==> flow/design.v <==
module top(clk, rst, start,i, socin1
  ,socin2
  ,socin3
  ,socin4,
  socout1
  ,socout2
  ,socout3
  ,socout4
  ,outReady);
  input i;
  input start;
  input clk;
  input rst;
  input socin1;
  input socin2;
  input socin3;
  input socin4;
  output socout1;
  output socout2;
  output socout3;
  output socout4;
  output outReady;
wire loadOut1
  ,loadOut2
  ,loadOut3
  ,loadOut4
  ,shft
  ,clrCount1
  ,loadDivide1
  ,loadDivide2
  ,loadMultiply
  ,divideDone1
  ,divideDone2
  ,multiplyDone
  ,ngtv
  ,loaded
  ,outDone;
  wire [1:0] sel2;
  CONTROLPATH z0 (
   loadOut1
  ,loadOut2
  ,loadOut3
  ,loadOut4
  ,shft
  ,clrCount1
  ,sel2
  ,loadDivide1
  ,loadDivide2
  ,loadMultiply
  ,divideDone1
  ,divideDone2
  ,multiplyDone
  ,ngtv
  ,loaded
  ,start
  ,clk
  ,rst
  ,outDone
);
 DATAPATH z1 (
   i
  ,clk
  ,rst
  ,socin1
  ,socin2
  ,socin3
  ,socin4
  ,shft
  ,loadOut1
  ,loadOut2
  ,loadOut3
  ,loadOut4
  ,clrCount1
  ,sel2
  ,loadDivide1
  ,loadDivide2
  ,loadMultiply
  ,socout1
  ,socout2
  ,socout3
  ,socout4
  ,divideDone1
  ,divideDone2
  ,multiplyDone
  ,outDone
  ,outReady
  ,loaded
  ,ngtv
);
endmodule
module CONTROLPATH(
   loadOut1
  ,loadOut2
  ,loadOut3
  ,loadOut4
  ,shft
  ,clrCount1
  ,sel2
  ,loadDivide1
  ,loadDivide2
  ,loadMultiply
  ,divideDone1
  ,divideDone2
  ,multiplyDone
  ,ngtv
  ,loaded
  ,start
  ,clk
  ,rst
  ,outDone
);
  input clk;
  input rst;
  input divideDone1;
  input divideDone2;
  input loaded;
  input multiplyDone;
  input ngtv;
  input start;
  input outDone;
  output reg loadOut1;
  output reg loadOut2;
  output reg loadOut3;
  output reg loadOut4;
  output reg clrCount1;
  output reg [1:0] sel2;
  output reg shft;
  output reg loadDivide1;
  output reg loadDivide2;
  output reg loadMultiply;
  reg [4:0] state;
  parameter S0=5'b00000,S1=5'b00001,S2=5'b00010,S3=5'b00011,S4=5'b00100,S5=5'b00101,S6=5'b00110,S7=5'b00111,S8=5'b01000,S9=5'b01001, S10=5'b01010,S11=5'b01011,S12=5'b01100,S13=5'b01101,S14=5'b01110,S15=5'b01111,S16=5'b10000,S17=5'b10001,S18=5'b10010,S19=5'b10011, S20=5'b10100,S21=5'b10101,S22=5'b10110,S23=5'b10111,S24=5'b11000,S25=5'b11001;
  always@(posedge clk)
    if(rst) state <= S0;
    else
    case(state)
      S0: if(start == 1) state <= S1;
      S1: state <= S2;  
      S2: if(loaded) begin if(!ngtv) state <= S3; else state <= S24; end  
      S3: state <= S4;  
      S4: if(divideDone2) state <= S5;  
      S5: state <= S6;  
      S6: if(multiplyDone) state <= S7;  
      S7: state <= S8;  
      S8: state <= S9;  
      S9: if(divideDone2) state <= S10;  
      S10: state <= S11;  
      S11: if(multiplyDone) state <= S12;  
      S12: state <= S13;  
      S13: state <= S14;  
      S14: if(divideDone2) state <= S15;  
      S15: state <= S16;  
      S16: if(multiplyDone) state <= S17;  
      S17: state <= S18;  
      S18: state <= S19;  
      S19: if(divideDone2) state <= S20;  
      S20: state <= S21;  
      S21: if(multiplyDone) state <= S22;  
      S22: state <= S23;  
      S23: if(outDone) state <= S0;
      S24: state <= S25;  
      S25: if(divideDone1) state <= S3;
  default: state <= S0;
    endcase
  always@(*)
    begin
      clrCount1    = (state==S1);
      loadDivide2  = (state==S3)|(state==S8)|(state==S13)|(state==S18);
      loadMultiply = (state==S5)|(state==S10)|(state==S15)|(state==S20);
      loadOut1     = (state==S7);
      loadOut2     = (state==S12);
      loadOut3     = (state==S17);
      loadOut4     = (state==S22);
      shft         = (state==S23);
      loadDivide1  = (state==S24);
      if(state>=S8 && state<=S12) sel2 = 2'd1;
      else if(state>=S13 && state<=S17) sel2 = 2'd2;
      else if(state>=S18 && state<=S23) sel2 = 2'd3;
      else sel2 = 2'd0;
    end
endmodule
module DATAPATH(
   i
  ,clk
  ,rst
  ,socin1
  ,socin2
  ,socin3
  ,socin4
  ,shft
  ,loadOut1
  ,loadOut2
  ,loadOut3
  ,loadOut4
  ,clrCount1
  ,sel2
  ,loadDivide1
  ,loadDivide2
  ,loadMultiply
  ,socout1
  ,socout2
  ,socout3
  ,socout4
  ,divideDone1
  ,divideDone2
  ,multiplyDone
  ,outDone
  ,outReady
  ,loaded
  ,ngtv
);
  input i;
  input clk;
  input rst;
  input socin1;
  input socin2;
  input socin3;
  input socin4;
  input loadOut1;
  input loadOut2;
  input loadOut3;
  input loadOut4;
  input shft;
  input clrCount1;
  input loadMultiply;
  input loadDivide1;
  input loadDivide2;
  input [1:0] sel2;
  output socout1;
  output ngtv;
  output loaded;
  output socout2;
  output socout3;
  output socout4;
  output divideDone1;
  output divideDone2;
  output outDone;
  output outReady;
  output multiplyDone;
  wire ld1;
  wire ld2;
  wire [12:0] current;
  wire [9:0] soc1;
  wire [9:0] soc2;
  wire [9:0] soc3;
  wire [9:0] soc4;
  wire [3:0] count;
  wire [10:0] soc_1;
  wire [10:0] soc_2;
  wire [10:0] soc_3;
  wire [10:0] soc_4;
  wire [43:0] mux_out;
  wire [12:0] sum_out;
  wire [25:0] multiplyOut;
  wire outDone1;
  wire outDone2;
  wire outDone3;
  wire outDone4;
  wire outReady1;
  wire outReady2;
  wire outReady3;
  wire outReady4;
  assign outReady = outReady1&outReady2&outReady3&outReady4;
  assign outDone  = outDone1&outDone2&outDone3&outDone4;
  assign loaded = !ld1;
  wire sel;
  assign sel = current[12];
  assign ngtv = current[12];
  wire [12:0] divideOut;
  wire [12:0] divideIn;
  wire divideDone11;
  wire divideDone12;
  wire divideDone13;
  wire divideDone14;
  wire s1;
  wire s2;
  wire s3;
  wire s4;
  wire [10:0] soc_11;
  wire [10:0] soc_22;
  wire [10:0] soc_33;
  wire [10:0] soc_44;
  assign s1 = |{1'b0,soc1};
  assign s2 = |{1'b0,soc2};
  assign s3 = |{1'b0,soc3};
  assign s4 = |{1'b0,soc4};
  assign divideDone1 = divideDone11&divideDone12&divideDone13&divideDone14;
  SIPO13     S1(current,i,clk,ld1);
  SIPO10     S2(soc1,socin1,clk,ld2);
  SIPO10     S3(soc2,socin2,clk,ld2);
  SIPO10     S4(soc3,socin3,clk,ld2);
  SIPO10     S5(soc4,socin4,clk,ld2);
  COUNTER1   A1(count,clk,clrCount1,rst);
  COMPARATOR C1(count,ld1,ld2);
  DIVIDER1    A2(soc_1,divideDone11,10'd1,soc1,loadDivide1,clk);
  DIVIDER1    A3(soc_2,divideDone12,10'd1,soc2,loadDivide1,clk);
  DIVIDER1    A4(soc_3,divideDone13,10'd1,soc3,loadDivide1,clk);
  DIVIDER1    A5(soc_4,divideDone14,10'd1,soc4,loadDivide1,clk);
  DIVIDER2    A6(divideIn,sum_out,divideOut,loadDivide2,clk,divideDone2);
  MUX1       M1({1'b0,soc1},{1'b0,soc2},{1'b0,soc3},{1'b0,soc4},soc_11,soc_22,soc_33,soc_44,mux_out,sel);
  MUX2       M2(mux_out[43:33],mux_out[32:22],mux_out[21:11],mux_out[10:0],divideIn[10:0],sel2);
  assign divideIn[12:11] = 2'b00;
  MUX3       M3(11'b0,soc_1,s1,soc_11);
  MUX3       M4(11'b0,soc_2,s2,soc_22);
  MUX3       M5(11'b0,soc_3,s3,soc_33);
  MUX3       M6(11'b0,soc_4,s4,soc_44);
  ADDER      W1(mux_out[43:33],mux_out[32:22],mux_out[21:11],mux_out[10:0],sum_out);
  BOOTH      B1(current,{1'b0,divideOut[12:1]},multiplyOut,loadMultiply,clk,multiplyDone);
  PISO       P1(multiplyOut[23:11],socout1,clk,rst,loadOut1,outDone1,outReady1,shft);
  PISO       P2(multiplyOut[23:11],socout2,clk,rst,loadOut2,outDone2,outReady2,shft);
  PISO       P3(multiplyOut[23:11],socout3,clk,rst,loadOut3,outDone3,outReady3,shft);
  PISO       P4(multiplyOut[23:11],socout4,clk,rst,loadOut4,outDone4,outReady4,shft);
endmodule
module SIPO13(d_out,d_in,clk,en);
  input d_in,clk,en;
  output [12:0] d_out;
  reg [12:0] out;
  assign d_out = out;
  always@(posedge clk)
    if(en)
    begin
      out[12] <= d_in;
      out[11:0] <= out[12:1];
    end
endmodule
module SIPO10(d_out,d_in,clk,en);  
  input d_in,clk,en;
  output [9:0] d_out;
  reg [9:0] out;
  assign d_out = out;
  always@(posedge clk)
    if(en)
    begin
      out[9] <= d_in;
      out[8:0] <= out[9:1];
    end
endmodule
module COUNTER1(d_out,clk,clr,rst);
  input clk,clr,rst;
  output reg [3:0] d_out;
  always@(posedge clk)
    begin
      if(rst)
        d_out <= 13;
      else if(clr)
        d_out <= 0;
      else if(d_out < 13)
        d_out <= d_out + 1;
    end
endmodule
module COMPARATOR(din,ld1,ld2);
  input [3:0] din;
  output ld1,ld2;
  assign ld1 = din<13;
  assign ld2 = din<10;
endmodule
module DIVIDER1(d_out,divideDone,numerator,denominator,load,clk);
  input [9:0] numerator,denominator;
  input load,clk;
  output divideDone;
  output [10:0] d_out;  
  reg [3:0] count;  
  reg [10:0] A;  
  reg [10:0] Q; 
  reg [9:0] M;  
  wire [10:0]AM;
  assign AM = A-M;
  assign d_out = Q;
  assign divideDone = (count==10);
  always@(posedge clk)
    begin
      if(load==1)
        begin
          count <= 0;
          A <= {1'b0,numerator};
          M <= denominator;
          Q <= 0;
        end
      else if(count < 11)
        begin
          count <= count +1 ;
          if(A<M)
            begin 
             Q <= Q << 1;
             A <= A << 1;
            end
          else
            begin
              Q <= {Q[9:0],1'b1};
              A <= {AM[9:0],1'b0};
            end
        end
    end
endmodule
module DIVIDER2(numerator,denominator,d_out,load,clk,divideDone);
  input [12:0] numerator,denominator;
  input load,clk;
  output [12:0] d_out;
  output divideDone;
  reg [12:0] Q;
  reg[13:0] A;
  reg [12:0] M;
  reg [3:0] count;
  wire [13:0] AM;
  assign AM = A-M;
  assign d_out = Q;
  assign divideDone = (count==13);
  always@(posedge clk)
    begin
      if(load)
        begin
          count <= 0;
          Q <= 0;
          M <= denominator;
          A <= {1'b0,numerator};
        end
      else if(count < 13)
        begin
          count <= count+1;
          if(A < M)
            begin
              Q <= Q << 1;
              A <= A << 1;
            end
          else 
            begin
              A <= {AM[12:0],1'b0};
              Q <= {Q[12:0],1'b1};
            end
         end
    end
endmodule
module ADDER(in1,in2,in3,in4,out);
  input [10:0] in1;
  input [10:0] in2;
  input [10:0] in3;
  input [10:0] in4;
  output reg [12:0] out;
  always@(*)
    out = {2'b00,in1}+{2'b00,in2}+{2'b00,in3}+{2'b00,in4};
endmodule
module MUX1(in1,in2,in3,in4,in5,in6,in7,in8,out,sel);
  input [10:0] in1;
  input [10:0] in2;
  input [10:0] in3;
  input [10:0] in4;
  input [10:0] in5;
  input [10:0] in6;
  input [10:0] in7;
  input [10:0] in8;
  input sel;
  output reg [43:0] out;
  always@(*)
    out = sel ? {in5,in6,in7,in8}:{in1,in2,in3,in4};
endmodule
module MUX2(in1,in2,in3,in4,out,sel);
  input [10:0] in1;
  input [10:0] in2;
  input [10:0] in3;
  input [10:0] in4;
  input [1:0] sel;
  output reg [10:0] out;
  always@(*)
    case(sel)
      2'b00: out[10:0] = in1[10:0];
      2'b01: out[10:0] = in2[10:0];
      2'b10: out[10:0] = in3[10:0];
      2'b11: out[10:0] = in4[10:0];
    endcase
endmodule
module MUX3(in1,in2,sel,out);
  input [10:0] in1;
  input [10:0] in2;
  input sel;
  output reg [10:0] out;
  always@(*)
    out = sel ? in2:in1;
endmodule
module BOOTH(in1,in2,out,load,clk,done);
  input [12:0] in1,in2;
  input clk,load;
  output [25:0] out;
  output done;
  reg [12:0] A;
  reg [12:0] Q;
  reg [12:0] M;
  wire [13:0] AM1;
  wire [13:0] AM2;
  assign AM1 = {A[12],A}+{M[12],M};
  assign AM2 = {A[12],A}-{M[12],M};
  assign out = {A,Q};
  reg [3:0] count;
  reg Q_1;
  assign done = (count==13);
  always@(posedge clk)
    begin
      if(load)
        begin
          count <= 0;
          A <= 0;
          M <= in1;
          Q <= in2;
          Q_1 <= 0;
        end
      else if(count < 13)
        begin
          count <= count + 1;
          if(in2 == 4096)
            begin
            A<= 0;
          	Q <= in1;
            end
          else if({Q[0],Q_1} == 2'b00 | {Q[0],Q_1} == 2'b11)
             begin
               A <= {A[12],A[12:1]};
               Q <= {A[0],Q[12:1]};
               Q_1 <= Q[0];
             end
          else if({Q[0],Q_1} == 2'b01)
            begin
              A <= AM1[13:1];
              Q <= {AM1[0],Q[12:1]};
              Q_1 <= Q[0];
            end
          else
            begin
              A <= AM2[13:1];
              Q <= {AM2[0],Q[12:1]};
              Q_1 <= Q[0];
            end
        end 
    end
endmodule
module PISO(d_in,d_out,clk,rst,load,done,ready,shft);
  input [12:0] d_in;
  input clk;
  input rst;
  input load;
  input shft;
  output d_out;
  output done;
  output ready;
  reg [12:0] out;
  reg [4:0] count;
  assign d_out = out[0];
  assign done = count==13;
  assign ready = !done;
  always@(posedge clk)
    begin
      if(rst)
        count <= 13;
      else if(load)
        begin
          out <= d_in;
          count <= 1;
        end
      else if(count < 13 & shft)
        begin
        count <= count+1;
          out <= out >>1;
        end
    end
endmodule
### Reports on top

Tool output for the design above, in the order of the flow.
Line numbers count from 1 in the design file above.
Library cell names are shortened.
A cell with n/a has no value.

| inputs | value |
|---|---|
| top module | top |
| clock | clk |
| library | sky130hd |
| timing corner | tt_025C_1v80 |

### Elaborated design

Source: Yosys, flattened and elaborated, memories not mapped. Widths are those after wreduce. Registers that Yosys merges into a memory's read port (data or address) are not register bits. Print and check cells do not count. Equal cells are merged and count once.

| storage and ports | value |
|---|---|
| elaborated cells | 263 |
| register bits after elaboration | 366 |
| bits of input ports | 8 |
| output and inout bits | 5 |

| cells by class | value |
|---|---|
| $lt $le $gt $ge | 23 |
| equality and inequality tests | 52 |
| $add $sub $neg | 21 |
| reduce/logical cells | 32 |
| bitwise gates (word level) | 22 |
| mux-type cells | 59 |

Operator list:

| operator | count |
|---|---|
| 13-bit two-way mux | 14 |
| 5-bit case mux with 26-bit select | 1 |
| 11-bit two-way mux | 9 |
| 5-bit two-way mux | 13 |
| 5-bit by 4-bit == test with 1-bit output (second input constant) | 12 |
| 5-bit == test (second input constant) | 10 |
| 11-bit by 10-bit < comparator with 1-bit output | 4 |
| 11-bit case mux with 4-bit select | 1 |
| 44-bit two-way mux | 1 |
| 10-bit subtractor | 4 |
| 10-bit OR reduction | 4 |
| 4-bit two-way mux | 10 |
| 4-bit < comparator (second input constant) | 8 |
| 4-bit by 1-bit adder with 4-bit output (second input constant) | 7 |
| 13-bit by 11-bit adder with 13-bit output | 2 |
| 4-bit == test (second input constant) | 6 |
| 2-bit by 1-bit inequality test with 1-bit output (second input constant) | 10 |
| 5-bit by 1-bit adder with 5-bit output (second input constant) | 4 |
| 5-bit by 3-bit == test with 1-bit output (second input constant) | 4 |
| 5-bit by 4-bit < comparator with 1-bit output (second input constant) | 4 |
| 13-bit by 13-bit adder with 14-bit output | 1 |
| 13-bit by 13-bit subtractor with 14-bit output | 1 |
| 14-bit by 13-bit < comparator with 1-bit output | 1 |
| 2-bit nonzero test | 7 |
| 14-bit two-way mux | 1 |
| 1-bit bitwise AND | 13 |
| 13-bit subtractor | 1 |
| 11-bit by 11-bit adder with 12-bit output | 1 |

Other operator kinds: 21; their cells: 55.

### Depth

Longest topological path by Yosys (ltp), each cell counted once; first at word level (registers and memories cut), then after technology mapping (sequential cells cut; the memories' decode and read muxes count).

| logic depth | value |
|---|---|
| depth after elaboration | 8 |
| ABC_AREA | 0 |
| gate-level depth with buffers | 21 |
| gate-level depth less buffers | 20 |

### Mapped cells and area

Yosys stat after the flow's synthesis: flattened, memories mapped to cells. It holds for the ABC_AREA given above (unset counts as 0); a run with the other value may have another netlist.

| mapped netlist | value |
|---|---|
| cell area after synthesis | 0.020357 mm^2 |
| mapped cells | 2021 |
| mapped flip-flops | 387 |
| buffers | 82 |
| area of sequential cells | 0.0096893 mm^2 |

Cells by type:

| cell | count | area in all (um^2) |
|---|---|---|
| edfxtp_1 | 194 | 5.83E+03 |
| dfxtp_1 | 193 | 3.86E+03 |
| ha_1 | 126 | 1.58E+03 |
| nand2_1 | 202 | 758.227 |
| a21oi_1 | 151 | 755.725 |
| inv_1 | 153 | 574.301 |
| mux2_2 | 50 | 563.04 |
| nor2_1 | 131 | 491.722 |
| o21ai_0 | 88 | 440.422 |
| fa_1 | 20 | 400.384 |
| xnor2_1 | 45 | 394.128 |
| mux2i_1 | 36 | 360.346 |
| xor2_1 | 28 | 245.235 |
| clkbuf_1 | 63 | 236.477 |
| nor2b_1 | 33 | 206.448 |
| nor3_1 | 39 | 195.187 |
| a211oi_1 | 24 | 180.173 |
| nor4_1 | 27 | 168.912 |

Not listed: further types 67, cells in them 418.
The figures by module come from a second, unflattened synthesis with its own total; it is not the netlist above.

| second synthesis, totals | value |
|---|---|
| cell total of the unflattened synthesis | 2124 |
| area (unflattened synthesis) | 0.0225666 mm^2 |

Rows give one instance, submodules left out.

Modules:

| module | cells | area (mm^2) | sequential area (mm^2) | times used |
|---|---|---|---|---|
| DIVIDER1 | 202 | 0.0019456 | 0.0009209 | 4 |
| PISO | 59 | 0.0008308 | 0.0004905 | 4 |
| BOOTH | 375 | 0.0033069 | 0.0011411 | 1 |
| DIVIDER2 | 253 | 0.0024473 | 0.0011411 | 1 |
| SIPO10 | 10 | 0.0003003 | 0.0003003 | 4 |
| ADDER | 149 | 0.0011799 | 0 | 1 |
| CONTROLPATH | 94 | 0.0008921 | 0.0005205 | 1 |
| MUX1 | 49 | 0.000737 | 0 | 1 |
| MUX3 | 12 | 0.0001727 | 0 | 4 |
| SIPO13 | 13 | 0.0003904 | 0.0003904 | 1 |
| MUX2 | 13 | 0.0002678 | 0 | 1 |
| COUNTER1 | 22 | 0.0002077 | 0.0000801 | 1 |
| DATAPATH | 22 | 0.0001226 | 0 | 1 |
| COMPARATOR | 2 | 0.0000175 | 0 | 1 |
| top | 0 | 0 | 0 | 1 |

### Timing after synthesis

Source: OpenSTA report_checks on the synthesized netlist (no wires, ideal clock, input and output delay 20% of the period each), path of least setup slack; recovery checks are left aside. Register names are those of the netlist, which keeps one name where synthesis merged equal registers.

| path post-synthesis | value |
|---|---|
| path type | reg2reg |
| start | register z1.S1.out[12] |
| end | register z1.A6.M[12] |
| buffers on the path | 2 |
| period | 5000 ps |
| data arrival time | 4386 ps |
| setup time | 259 ps |
| path delay | 4645 ps |
| time at the first pin | 0 ps |
| stages | 19 |
| slack | 355 ps |
| data required time | 4741 ps |
| synthesis period reached | 4645 ps |

"path delay" = arrival - input delay + setup time.
"stages": output pins that drive a net of the path, with the launching flip-flop's if there is one; two outputs of one cell count as two.
"synthesis period reached" = period - worst setup slack (recovery checks aside). The figure is calculated, with input and output delays left at 20% of the set period.
Between the ends stands the longest chain of elaborated cells between them, by number of cells; it is not shown to be the way that was timed. Of several equally long chains one is given.
A line is the first line of the expression or statement that the cell stems from. Yosys adds cells for indexed reads and writes and turns some case tables into memories.

| between the ends, post-synthesis | value |
|---|---|
| cells stage by stage | edfxtp_1 inv_1 clkbuf_1 clkbuf_1 a22o_1 ha_1 inv_1 fa_1 xor2_1 fa_1 inv_1 ha_1 a21o_1 a21oi_1 nand2b_1 a21boi_0 o41ai_1 o211ai_1 o31a_1 |
| cells in the longest elaborated chain | 4 |
| elaborated cells on any way between the ends | 4 |
| RTL lines with such cells | 2 |
| classes of those cells | 3 x add/sub; 1 x mux |

RTL lines, path post-synthesis:

| what | line | RTL |
|---|---|---|
| start, declared | 317 | `reg [12:0] out;` |
| start, assigned | 322 | `out[12] <= d_in;` |
| 44-bit two-way mux | 454 | `out = sel ? {in5,in6,in7,in8}:{in1,in2,in3,in4};` |
| 11-bit by 11-bit adder with 12-bit output | 440 | `out = {2'b00,in1}+{2'b00,in2}+{2'b00,in3}+{2'b00,in4};` |
| 13-bit by 11-bit adder with 13-bit output x2 | 440 |  |
| end, assigned | 414 | `M <= denominator;` |
| end, declared | 402 | `reg [12:0] M;` |

### Path in the finished layout

From the final timing report of entry A: the path of least setup slack in the routed layout; clock arrival at registers is part of the times.
The report prints the path's times to 10 ps; the period is as set.

| path post-layout | value |
|---|---|
| path type | reg2reg |
| start | register z1.S2.out[6] |
| end | register z1.A6.M[12] |
| stages | 19 |
| data arrival time | 4900 ps |
| slack | 20 ps |
| period | 4600 ps |
| buffers on the path | 0 |
| time at the first pin | 540 ps |
| setup time | 240 ps |
| data required time | 4920 ps |

Between the ends stands the longest chain of elaborated cells between them, by number of cells; it is not shown to be the way that was timed. Of several equally long chains one is given.

| between the ends, post-layout | value |
|---|---|
| cells stage by stage | edfxtp_1 nor4_4 a31oi_4 a22oi_2 inv_2 ha_4 a21o_1 a21oi_2 nand2b_4 a21oi_2 o41a_1 a311oi_2 xor2_1 fa_2 inv_2 ha_4 nand2_2 o211ai_1 o31a_1 |
| cells in the longest elaborated chain | 6 |
| elaborated cells on any way between the ends | 6 |
| RTL lines with such cells | 4 |
| classes of those cells | 3 x add/sub; 2 x mux; 1 x reduce/logical |

RTL lines, path post-layout:

| what | line | RTL |
|---|---|---|
| start, declared | 329 | `reg [9:0] out;` |
| start, assigned | 335 | `out[8:0] <= out[9:1];` |
| 10-bit OR reduction | 283 | `assign s1 = \|{1'b0,soc1};` |
| 11-bit two-way mux | 477 | `out = sel ? in2:in1;` |
| 44-bit two-way mux | 454 | `out = sel ? {in5,in6,in7,in8}:{in1,in2,in3,in4};` |
| 11-bit by 11-bit adder with 12-bit output | 440 | `out = {2'b00,in1}+{2'b00,in2}+{2'b00,in3}+{2'b00,in4};` |
| 13-bit by 11-bit adder with 13-bit output x2 | 440 |  |
| end, assigned | 414 | `M <= denominator;` |
| end, declared | 402 | `reg [12:0] M;` |

## Implementation results

Measured results for top: 6 stored runs of the Yosys and OpenROAD flow on sky130hd. The settings differ; the order carries no meaning. The constraints put input and output delay at 20% of the set period each and load the outputs with 0.01 pF.
"period achieved" means the clock period less the worst setup slack. The figure is calculated, with input and output delays left at 20% of the set period.
"critical setup path time": the worst setup path's part of the clock period (all of it between registers, 20% less for each end at a port) less its slack. A launch clock that arrives late makes it longer, a capture clock that arrives late makes it shorter.
"total design power" is the tool's figure for a default switching activity; nothing was simulated.
"critical setup path time" is given in steps of 10 ps.
A setting shown as . is not set for that run.
Among the results, . means that no value is shown for the run.

| stored run | ABC_AREA | CAP_MARGIN | CELL_PAD_IN_SITES_GLOBAL_PLACEMENT | CORE_ASPECT_RATIO | CORE_UTILIZATION | CTS_CLUSTER_SIZE | HOLD_SLACK_MARGIN | MAX_ROUTING_LAYER | PLACE_DENSITY_LB_ADDON | period_ns | CORE_MARGIN | SLEW_MARGIN | PLACE_DENSITY | CTS_CLUSTER_DIAMETER | GPL_ROUTABILITY_DRIVEN | GPL_TIMING_DRIVEN | CELL_PAD_IN_SITES_DETAIL_PLACEMENT | SETUP_SLACK_MARGIN | MIN_ROUTING_LAYER | TNS_END_PERCENT | cell area after synthesis (mm^2) | overall die area (mm^2) | standard-cell area after layout (mm^2) | post-layout utilization | setup slack of the worst path (ps) | summed negative setup slack (ps) | worst hold slack (ps) | total design power (mW) | period achieved (ps) | critical setup path time (ps) | critical path type |
|---|---|---|---|---|---|---|---|---|---|---|---|---|---|---|---|---|---|---|---|---|---|---|---|---|---|---|---|---|---|---|---|
| entry A | 0 | 15 | 3 | 0.64 | 48 | 82 | -0.0 | met4 | 0.26 | 4.6 | 2 | 20 | . | . | . | . | . | . | . | . | 0.020357 | 0.0441146 | 0.0230358 | 0.55 | 22 | 0 | 455 | 18.925 | 4578 | 4580 | reg2reg |
| entry B | . | 20 | . | . | 40 | . | . | . | . | 5.0 | 2 | 20 | 0.6 | . | . | . | . | . | . | . | 0.020357 | 0.0527139 | 0.0228219 | 0.455 | 277 | 0 | 431 | 16.397 | 4723 | 4720 | reg2reg |
| entry C | . | 20 | . | 0.73 | 48 | . | . | . | . | 5.0 | 2 | 20 | 0.6 | 381 | 0 | 0 | . | . | . | . | 0.020357 | 0.0440944 | 0.0229408 | 0.548 | 99 | 0 | 428 | 16.947 | 4901 | 4900 | reg2reg |
| entry D | . | 15 | 3 | . | 64 | . | . | met4 | 0.3 | 3.35 | 9 | 20 | . | . | 0 | 1 | 2 | -0.03 | . | . | . | . | . | . | . | . | . | . | . | . | . |
| entry E | . | 20 | . | . | 41 | . | . | . | . | 4.81 | 2 | 20 | 0.6 | . | . | . | . | . | . | . | 0.020357 | 0.0514496 | 0.0229745 | 0.469 | 235 | 0 | 421 | 17.317 | 4575 | 4580 | reg2reg |
| entry F | . | 20 | 1 | . | 62 | 78 | . | . | . | 7.51 | 7 | 20 | . | . | 1 | 0 | . | . | met1 | 50 | 0.020357 | 0.038103 | 0.0224941 | 0.693 | 1481 | 0 | 445 | 10.993 | 6029 | 6030 | reg2reg |

Entry D: no results, placement failed with FLW-0024
